==> flow/design.v <==
module MIPS(
	input clk,
	input rst_n,
	input cpu_en,
	input [7:0] data_read,
	input ram_send,
	input ram_receive,
	output reg cpu_send,
	output reg cpu_receive,
	output reg cpu_ready,
	output reg [15:0] data_addr,
	output reg [7:0] data_store,
	output reg [1:0] mem_ctrl, 
	output reg done
	);
	reg [15:0] R [7:0]; 
	reg [15:0] PC,IR;
	reg [3:0] OP;
	reg [2:0] funct; 
	reg [2:0] state,next_state;
	parameter IDLE = 3'b000,
				 IF = 3'b001,
				 ID = 3'b010,
				 EX = 3'b011,
				 MEM = 3'b100,
				 WB = 3'b101;
	always@(posedge clk)
	begin
		if(~(rst_n&cpu_en))
		begin
			state <= IDLE;
		end
		else
		begin
			case(next_state)
				IDLE:state <= IDLE;
				IF:state <= IF;
				ID:state <= ID;
				EX:state <= EX;
				MEM:state <= MEM;
				WB:state <= WB;
				default:state <= state;
			endcase
		end
	end
	reg [15:0] rs,rt;
	reg [5:0] im;
	reg [11:0] addr;
	reg [15:0] temp;
	reg [1:0] read_cnt;
	reg [1:0] write_cnt;
	reg delay_cnt;
	reg delay_en;
	always@(posedge clk) 
	begin
		if(~(rst_n&cpu_en))
		begin
			cpu_ready <= 1'b0;
			delay_cnt <= 1'b0;
		end
		else if(delay_en)
		begin
			if(delay_cnt)
				cpu_ready <= 1'b0; 
			else
			begin
				cpu_ready <= 1'b1;
				delay_cnt <= 1'b1;
			end
		end
		else
		begin
			cpu_ready <= 1'b0;
			delay_cnt <= 1'b0;
		end
	end
	wire [15:0]PC_1;
	assign PC_1 = PC + 16'd2;
	always@(posedge clk)
	begin
		if(~(rst_n&cpu_en))
		begin
			{R[0],R[1],R[2],R[3],R[4],R[5],R[6],R[7]} <= 128'd0;
			{PC,IR} <= 32'd0;
			{rs,rt} <= 32'd0;
			im <= 6'd0;
			addr <= 12'd0;
			temp <= 16'd0;
			{cpu_receive,cpu_send} <= 2'b00;
			next_state <= IDLE;
			data_addr <= 16'd0;
			data_store <= 8'd0;
			OP <= 4'd0;
			IR <= 16'd0;
			funct <= 3'd0;
			delay_en <= 1'b0;
			done <= 1'b0;
			mem_ctrl <= 2'd0; 
			read_cnt <= 2'd0;
			write_cnt <= 2'd0;
		end
		else
		begin
			case(state)
				IDLE:
				begin
					done <= 1'b0;
					next_state <= IF;
					read_cnt <= 2'd0;
					write_cnt <= 2'd0;
					{cpu_receive,cpu_send} <= 2'b00;
					mem_ctrl <= 2'b00; 
				end
				IF:
				begin
					mem_ctrl <= 2'b10; 
					{cpu_receive,cpu_send} <= 2'b00; 
					if(read_cnt == 2'd0)
					begin
						data_addr <= PC;
						delay_en <= 1'b1;
						if(cpu_receive && ram_send) 
						begin
							cpu_receive <= 1'b0;
							delay_en <= 1'b0;
							read_cnt <= 2'd1;
						end
						else if(ram_send) 
						begin
							IR[15:8] <= data_read;
							if(IR[15:8] == data_read)
								cpu_receive <= 1'b1;
							else
								cpu_receive <= 1'b0;
						end
						else
						begin
							IR[15:8] <= IR[15:8];
							read_cnt <= 2'd0;
						end
					end
					else if(read_cnt == 2'd1)
					begin
						data_addr <= PC + 16'd1;
						delay_en <= 1'b1;
						if(cpu_receive && ram_send) 
						begin
							cpu_receive <= 1'b0;
							delay_en <= 1'b0;
							read_cnt <= 2'd2;
						end
						else if(ram_send) 
						begin
							IR[7:0] <= data_read;
							if(IR[7:0] == data_read)
								cpu_receive <= 1'b1;
							else
								cpu_receive <= 1'b0;
						end
						else
						begin
							IR[7:0] <= IR[7:0];
							read_cnt <= 2'd1;
						end
					end
					else if(read_cnt == 2'd2)
					begin
						next_state <= ID;
						PC <= PC + 16'd2;
						read_cnt <= 2'd0;
						mem_ctrl <= 2'b00; 
						{cpu_receive,cpu_send} <= 2'b00;
					end
					else
					begin
						next_state <= IF;
						PC <= PC;
					end
				end
				ID:
				begin
					OP <= IR[15:12];
					case(IR[11:9])
						3'd0:rs <= R[0];
						3'd1:rs <= R[1];
						3'd2:rs <= R[2];
						3'd3:rs <= R[3];
						3'd4:rs <= R[4];
						3'd5:rs <= R[5];
						3'd6:rs <= R[6];
						3'd7:rs <= R[7];
						default:rs <= 16'd0;
					endcase
					case(IR[8:6])
						3'd0:rt <= R[0];
						3'd1:rt <= R[1];
						3'd2:rt <= R[2];
						3'd3:rt <= R[3];
						3'd4:rt <= R[4];
						3'd5:rt <= R[5];
						3'd6:rt <= R[6];
						3'd7:rt <= R[7];
						default:rt <= 16'd0;
					endcase
					funct <= IR[2:0];
					im <= IR[5:0];
					addr <= IR[11:0];
					next_state <= EX;
				end
				EX:
				begin
					if(OP == 4'b0000) 
					begin
						case(funct)
							3'b000,3'b001:temp <= rs + rt; 
							3'b010,3'b011:temp <= rs - rt; 
							3'b100:temp <= (rs < rt) ? 16'd1:16'd0; 
							3'b101:temp <= rs & rt; 
							3'b110:temp <= rs | rt; 
							3'b111:PC <= rs; 
							default:temp <= 16'd0;
						endcase
					end
					else if(OP[3]) 
					begin
						case(OP)
							4'b1000:temp <= rs + {10'd0,im}; 
							4'b1001:temp <= rs - {10'd0,im}; 
							4'b1010:temp <= rs & {10'd0,im}; 
							4'b1011:temp <= rs | {10'd0,im}; 
							4'b1110:PC <= (rs==rt) ? (PC+16'd2+im<<1):PC; 
							4'b1111:PC <= (rs!=rt) ? (PC+16'd2+im<<1):PC; 
							default:temp <= 16'd0;
						endcase
					end
					else if(OP[2]) 
					begin
						if(OP == 4'b0100) 
							PC <= {PC_1[15:12],addr};
						else if(OP == 4'b0101) 
						begin
							R[7] <= PC;
							PC <= {PC_1[15:12],addr};
						end
					end
					else
						next_state <= IDLE;
					next_state <= MEM;
					read_cnt <= 2'd0;
					write_cnt <= 2'd0;
					data_addr <= 16'd0;
				end
				MEM:
				begin
					case(OP)
						4'b1100: 
							begin
								mem_ctrl <= 2'b10; 
								{cpu_receive,cpu_send} <= 2'b00; 
								if(read_cnt == 2'd0)
								begin
									data_addr <= rs + {10'd0,im};
									delay_en <= 1'b1;
									if(cpu_receive && ram_send) 
									begin
										cpu_receive <= 1'b0;
										delay_en <= 1'b0;
										read_cnt <= 2'd1;
									end
									else if(ram_send) 
									begin
										temp[15:8] <= data_read;
										if(temp[15:8] == data_read)
											cpu_receive <= 1'b1;
										else
											cpu_receive <= 1'b0;
									end
									else
									begin
										temp[15:8] <= temp[15:8];
										read_cnt <= 2'd0;
									end
								end
								else if(read_cnt == 2'd1)
								begin
									data_addr <= rs + {10'd0,im} + 16'd1;
									delay_en <= 1'b1;
									if(cpu_receive && ram_send) 
									begin
										cpu_receive <= 1'b0;
										delay_en <= 1'b0;
										read_cnt <= 2'd2;
									end
									else if(ram_send) 
									begin
										temp[7:0] <= data_read;
										if(temp[7:0] == data_read)
											cpu_receive <= 1'b1;
										else
											cpu_receive <= 1'b0;
									end
									else
									begin
										temp[7:0] <= temp[7:0];
										read_cnt <= 2'd1;
									end
								end
								else if(read_cnt == 2'd2)
								begin
									next_state <= WB;
									read_cnt <= 2'd0;
									mem_ctrl <= 2'b00; 
									{cpu_receive,cpu_send} <= 2'b00;
								end
								else
								begin
									next_state <= MEM;
									temp <= temp;
								end
							end
						4'b1101: 
							begin
								mem_ctrl <= 2'b01; 
								{cpu_receive,cpu_send} <= 2'b00; 
								if(write_cnt == 2'd0)
								begin
									data_addr <= rs + {10'd0,im};
									data_store <= rt[15:8];
									if(cpu_send && ram_receive)
									begin
										cpu_send <= 1'b0;
										write_cnt <= 2'd1;
									end
									else if(data_store == rt[15:8])
										cpu_send <= 1'b1;
									else
									begin
										cpu_send <= 1'b0;
										write_cnt <= 2'd0;
									end
								end
								else if(write_cnt == 2'd1)
								begin
									data_addr <= rs + {10'd0,im} + 16'd1;
									data_store <= rt[7:0];
									if(cpu_send && ram_receive)
									begin
										cpu_send <= 1'b0;
										write_cnt <= 2'd2;
									end
									else if(data_store == rt[7:0])
										cpu_send <= 1'b1;
									else
									begin
										cpu_send <= 1'b0;
										write_cnt <= 2'd1;
									end
								end
								else if(write_cnt == 2'd2)
								begin
									next_state <= WB;
									write_cnt <= 2'd0;
									mem_ctrl <= 2'b00; 
									{cpu_receive,cpu_send} <= 2'b00;
								end
								else
								begin
									next_state <= MEM;
									write_cnt <= write_cnt;
								end
							end
						default:
							begin
								mem_ctrl <= 2'b00; 
								temp <= temp;
								data_store <= 8'd0;
								data_addr <= 8'd0;
								next_state <= WB;
							end
					endcase
				end
				WB:
				begin
					if(OP == 4'b0000) 
					begin
						case(IR[5:3])
							3'd0:R[0] <= temp;
							3'd1:R[1] <= temp;
							3'd2:R[2] <= temp;
							3'd3:R[3] <= temp;
							3'd4:R[4] <= temp;
							3'd5:R[5] <= temp;
							3'd6:R[6] <= temp;
							3'd7:R[7] <= temp;
						endcase
					end
					else if(OP[3]) 
					begin
						if((OP[3:2] == 2'b10) | (OP == 4'b1100)) 
						begin
							case(IR[8:6])
								3'd0:R[0] <= temp;
								3'd1:R[1] <= temp;
								3'd2:R[2] <= temp;
								3'd3:R[3] <= temp;
								3'd4:R[4] <= temp;
								3'd5:R[5] <= temp;
								3'd6:R[6] <= temp;
								3'd7:R[7] <= temp;
							endcase
						end
					end
					else 
						{R[0],R[1],R[2],R[3],R[4],R[5],R[6],R[7]} <= {R[0],R[1],R[2],R[3],R[4],R[5],R[6],R[7]};
					done <= 1'b1;
					next_state <= IDLE;
				end
			endcase
		end
	end
endmodule
; Reports on MIPS
; What the tools print for MIPS, step after step.
; Lines are those of the file above, counted from 1.
; Operators: Yosys type, input widths -> output width; for muxes data width and select width s.
; Library cell names are shortened.
; Not given: --
[setup]
top_module = MIPS
clk_port = clk
cell_library = sky130hd
lib_corner = tt_025C_1v80

; Elaborated design
; Counts by Yosys on the flattened word-level netlist (proc, flatten, opt, wreduce). Print and check cells are left out. Cells with the same type and inputs are merged into one.
[word_totals]
ff_bits = 275
latchBits = 0
ram_bits = 0
mem_bits_ro = 0
clocked_rd_ports_x_width = 0
mem_count = 0
inputBits = 13
[classes]
addsub = 8
multipliers = 0
div_mod_pow = 0
cmp = 1
n_eq = 108
n_shift = 0
mux = 161
n_logic = 9
n_reduce_logical = 59
[ops]
columns = cell, count
row1 = $mux 16, 62
row2 = $pmux 16 s8, 2
row3 = $pmux 8 s5, 4
row4 = $pmux 16 s2, 4
row5 = $mux 8, 13
row6 = $eq 3x3->1 const B, 20
row7 = $eq 8x8->1, 6
row8 = $pmux 16 s3, 1
row9 = $pmux 8 s2, 3
row10 = $reduce_and 5->1, 9
row11 = $ne 3x3->1 const B, 14
row12 = $mux 2, 20
row13 = $eq 3x2->1 const B, 12
row14 = $pmux 3 s6, 2
row15 = $mux 1, 33
row16 = $add 16x1->16 const B, 2
row17 = $reduce_bool 2->1, 16
row18 = $eq 4x4->1 const B, 8
row19 = $ne 2x2->1 const B, 15
row20 = $ne 5x5->1 const B, 5
row21 = $reduce_and 10->1, 2
row22 = $ne 4x4->1 const B, 5
row23 = $eq 3x1->1 const B, 6
row24 = $logic_not 3->1, 6
row25 = $mux 3, 6
row26 = $add 16x16->16, 1
row27 = $sub 16x16->16, 1
row28 = $lt 16x16->1, 1
; Not listed: further kinds 35, cells in them 67.

; Logic depth
; Longest topological path by Yosys (ltp), each cell counted once; first at word level (registers and memories cut), then after technology mapping (sequential cells cut; the memories' decode and read muxes count).
[depth]
word_depth = 8
ABC_AREA = 0
mapped_depth = 13

; Mapped cells and area
; Source: synth_stat.txt of the flow (Yosys; design flattened, memories mapped). It holds for the ABC_AREA given above (unset counts as 0); a run with the other value may have another netlist.
; The area totals of this step are shown rounded.
[by_type]
columns = cell, count
row1 = dfxtp_1, 274
row2 = mux2i_1, 187
row3 = nor2_1, 285
row4 = ha_1, 75
row5 = mux4_2, 35
row6 = xnor2_1, 82
row7 = a21oi_1, 136
row8 = nand2_1, 163
row9 = o21ai_0, 114
row10 = clkbuf_1, 150
row11 = a211oi_1, 45
row12 = xor2_1, 34
row13 = inv_1, 77
row14 = o211ai_1, 36
row15 = nand3_1, 47
row16 = nand2b_1, 35
row17 = nor3_1, 39
row18 = o221ai_1, 21
; Other cell types: 78; their cells: 446.
[mapped]
stdcells = 2281
area_um2 = 18840
ffs = 274

; Path before layout
; Source: OpenSTA report_checks on the synthesized netlist (no wires, ideal clock, input and output delay 20% of the period each), path of least setup slack; recovery checks are left aside. Register names are those of the netlist, which keeps one name where synthesis merged equal registers.
[synth_timing]
path_kind = input to register
startpoint = input ram_send
endpoint = register temp[14]
tclk_ps = 10000
t_arrival_ps = 3460
setup_slack_ps = 6409
path_delay_ps = 1591
driving_pins = 7
period_less_setup_slack_ps = 3591
; "path_delay_ps" is the arrival time less input delay plus setup time.
; "driving_pins": output pins that drive a net of the path, with the launching flip-flop's if there is one; two outputs of one cell count as two.
; "period_less_setup_slack_ps" is the clock period less the worst setup slack; recovery checks do not enter. This is arithmetic on one report: input and output delays are still those of the set period (20% each).
; Between the ends stands the longest chain of elaborated cells between them, by number of cells; it is not shown to be the way that was timed. Of several equally long chains one is given.
; Each line given opens the expression or statement behind the cell; cells for indexed reads and writes are added by Yosys, which also makes memories of some case tables.
; At most two assigning lines are given for a register; there are more.
[synth_between]
path_cell_list = nor2b_1 > o21ai_0 > nor3_2 > nor2_1 > a32o_1 > a2111oi_0 > nor3_1
elab_chain_cells = 5
cone_cells = 9
[synth_rtl]
columns = element, line
row1 = from (decl), 6  ; input ram_send,
row2 = $mux 8, 270  ; else if(ram_send)
row3 = $mux 8, 264  ; if(cpu_receive && ram_send)
row4 = $mux 8, 260  ; if(read_cnt == 2'd0)
row5 = $mux 8, 255  ; case(OP)
row6 = $pmux 8 s2, 104  ; case(state)
row7 = to (assign), 215  ; 3'b000,3'b001:temp <= rs + rt;
row8 = to (assign), 216  ; 3'b010,3'b011:temp <= rs - rt;
row9 = to (decl), 49  ; reg [15:0] temp;

; Timing after layout
; From the final timing report of run 2: the path of least setup slack in the routed layout; clock arrival at registers is part of the times.
; The path's times are printed in steps of 10 ps; the period is the one set.
[layout_timing]
path_kind = register to register
startpoint = register rs[2]
endpoint = register data_addr[13]
tclk_ps = 4360
t_arrival_ps = 4340
setup_slack_ps = 500
driving_pins = 10
; Between the ends stands the longest chain of elaborated cells between them, by number of cells; it is not shown to be the way that was timed. Of several equally long chains one is given.
; At most two assigning lines are given for a register; there are more.
[layout_between]
path_cell_list = dfxtp_1 > inv_1 > ha_1 > o21ai_0 > o21ai_1 > nand4_1 > xnor2_1 > or4b_4 > or4_1 > a31oi_1
elab_chain_cells = 6
cone_cells = 8
[layout_rtl]
columns = element, line
row1 = from (decl), 46  ; reg [15:0] rs,rt;
row2 = from (assign), 184  ; 3'd0:rs <= R[0];
row3 = from (assign), 185  ; 3'd1:rs <= R[1];
row4 = $add 16x6->16, 344  ; data_addr <= rs + {10'd0,im} + 16'd1;
row5 = $add 16x1->16, 344
row6 = $mux 16, 342  ; else if(write_cnt == 2'd1)
row7 = $mux 16, 325  ; if(write_cnt == 2'd0)
row8 = $pmux 16 s2, 255  ; case(OP)
row9 = $pmux 16 s3, 104  ; case(state)
row10 = to (assign), 144  ; data_addr <= PC + 16'd1;
row11 = to (assign), 262  ; data_addr <= rs + {10'd0,im};
row12 = to (decl), 11  ; output reg [15:0] data_addr,

; Design MIPS on sky130hd. What follows are 6 stored runs of the flow, each under its own settings; their order means nothing. The constraints put input and output delay at 20% of the set period each and load the outputs with 0.01 pF.
; "period_less_ws_ps" is the run's clock period less its worst setup slack. It is reckoned from that one timing run; input and output delays stay at 20% of the period that was set.
; By "critical_path_time_ps" is meant the share of the clock period that the worst setup path is allowed (20% is reserved at inputs, 20% at outputs), minus its slack. Clock arrival times at its registers enter into it.
; By "design_power_mw" is meant OpenSTA's value without simulated activity: inputs other than the clock are taken to toggle once in ten clock periods, and the tool carries that through the logic.
; "critical_path_time_ps" is given in steps of 10 ps.
; Results are given in rounded form.

[run 1: settings]
CAP_MARGIN = 40
CELL_PAD_IN_SITES_DETAIL_PLACEMENT = 2
CELL_PAD_IN_SITES_GLOBAL_PLACEMENT = 0
CORE_ASPECT_RATIO = 0.58
CORE_UTILIZATION = 69
GPL_TIMING_DRIVEN = 1
MAX_ROUTING_LAYER = met4
MIN_ROUTING_LAYER = met2
PLACE_DENSITY_LB_ADDON = 0.23
SETUP_SLACK_MARGIN = 1.88
SLEW_MARGIN = 15
period_ns = 10.0
CORE_MARGIN = 2
[run 1: results]
outcome = no results, placement failed with DPL-0033

[run 2: settings]
period_ns = 4.36
CAP_MARGIN = 20
CORE_MARGIN = 2
CORE_UTILIZATION = 40
SLEW_MARGIN = 20
[run 2: results]
period_less_ws_ps = 3861
critical_path_time_ps = 3860
critical_path_type = register to register
tns_setup_ps = 0
stdcell_area_um2 = 20880
die_um2 = 48850
post_route_util_pct = 44.8
worst_setup_slack_ps = 499
holdWs_ps = 386
yosys_chip_area_um2 = 18840
design_power_mw = 5.505

[run 3: settings]
CELL_PAD_IN_SITES_DETAIL_PLACEMENT = 0
CORE_ASPECT_RATIO = 0.59
CORE_MARGIN = 4
CORE_UTILIZATION = 23
MAX_ROUTING_LAYER = met4
MIN_ROUTING_LAYER = met1
PLACE_DENSITY_LB_ADDON = 0.14
period_ns = 3.07
CAP_MARGIN = 20
SLEW_MARGIN = 20
[run 3: results]
die_um2 = 86710
period_less_ws_ps = 3179
tns_setup_ps = -434
design_power_mw = 7.847
stdcell_area_um2 = 23840
holdWs_ps = 404
critical_path_time_ps = 3180
critical_path_type = register to register
post_route_util_pct = 29.4
worst_setup_slack_ps = -109
yosys_chip_area_um2 = 18840

[run 4: settings]
ABC_AREA = 1
CAP_MARGIN = 30
CELL_PAD_IN_SITES_DETAIL_PLACEMENT = 2
CORE_ASPECT_RATIO = 0.81
CORE_MARGIN = 10
CORE_UTILIZATION = 22
CTS_CLUSTER_SIZE = 90
GPL_ROUTABILITY_DRIVEN = 1
MAX_ROUTING_LAYER = met4
MIN_ROUTING_LAYER = met1
PLACE_DENSITY_LB_ADDON = 0.29
TNS_END_PERCENT = 100
period_ns = 3.15
SLEW_MARGIN = 20
[run 4: results]
tns_setup_ps = 0
worst_setup_slack_ps = 177
stdcell_area_um2 = 21710
critical_path_time_ps = 2970
critical_path_type = register to register
yosys_chip_area_um2 = 17970
period_less_ws_ps = 2973
design_power_mw = 8.243
post_route_util_pct = 26.8
holdWs_ps = 385
die_um2 = 93590

[run 5: settings]
SETUP_SLACK_MARGIN = 1.25
period_ns = 4.36
CAP_MARGIN = 20
CORE_MARGIN = 2
CORE_UTILIZATION = 40
SLEW_MARGIN = 20
[run 5: results]
stdcell_area_um2 = 21820
holdWs_ps = 385
worst_setup_slack_ps = 1068
period_less_ws_ps = 3292
die_um2 = 48850
yosys_chip_area_um2 = 18840
design_power_mw = 5.521
post_route_util_pct = 46.9
critical_path_time_ps = 3290
critical_path_type = register to register
tns_setup_ps = 0

[run 6: settings]
CAP_MARGIN = 40
CORE_ASPECT_RATIO = 0.96
CORE_UTILIZATION = 32
GPL_TIMING_DRIVEN = 0
SLEW_MARGIN = 5
period_ns = 10.0
CORE_MARGIN = 2
[run 6: results]
holdWs_ps = 380
design_power_mw = 2.515
die_um2 = 60830
tns_setup_ps = 0
period_less_ws_ps = 5063
post_route_util_pct = 36.7
stdcell_area_um2 = 21460
yosys_chip_area_um2 = 18840
critical_path_time_ps = 5060
critical_path_type = register to register
worst_setup_slack_ps = 4937
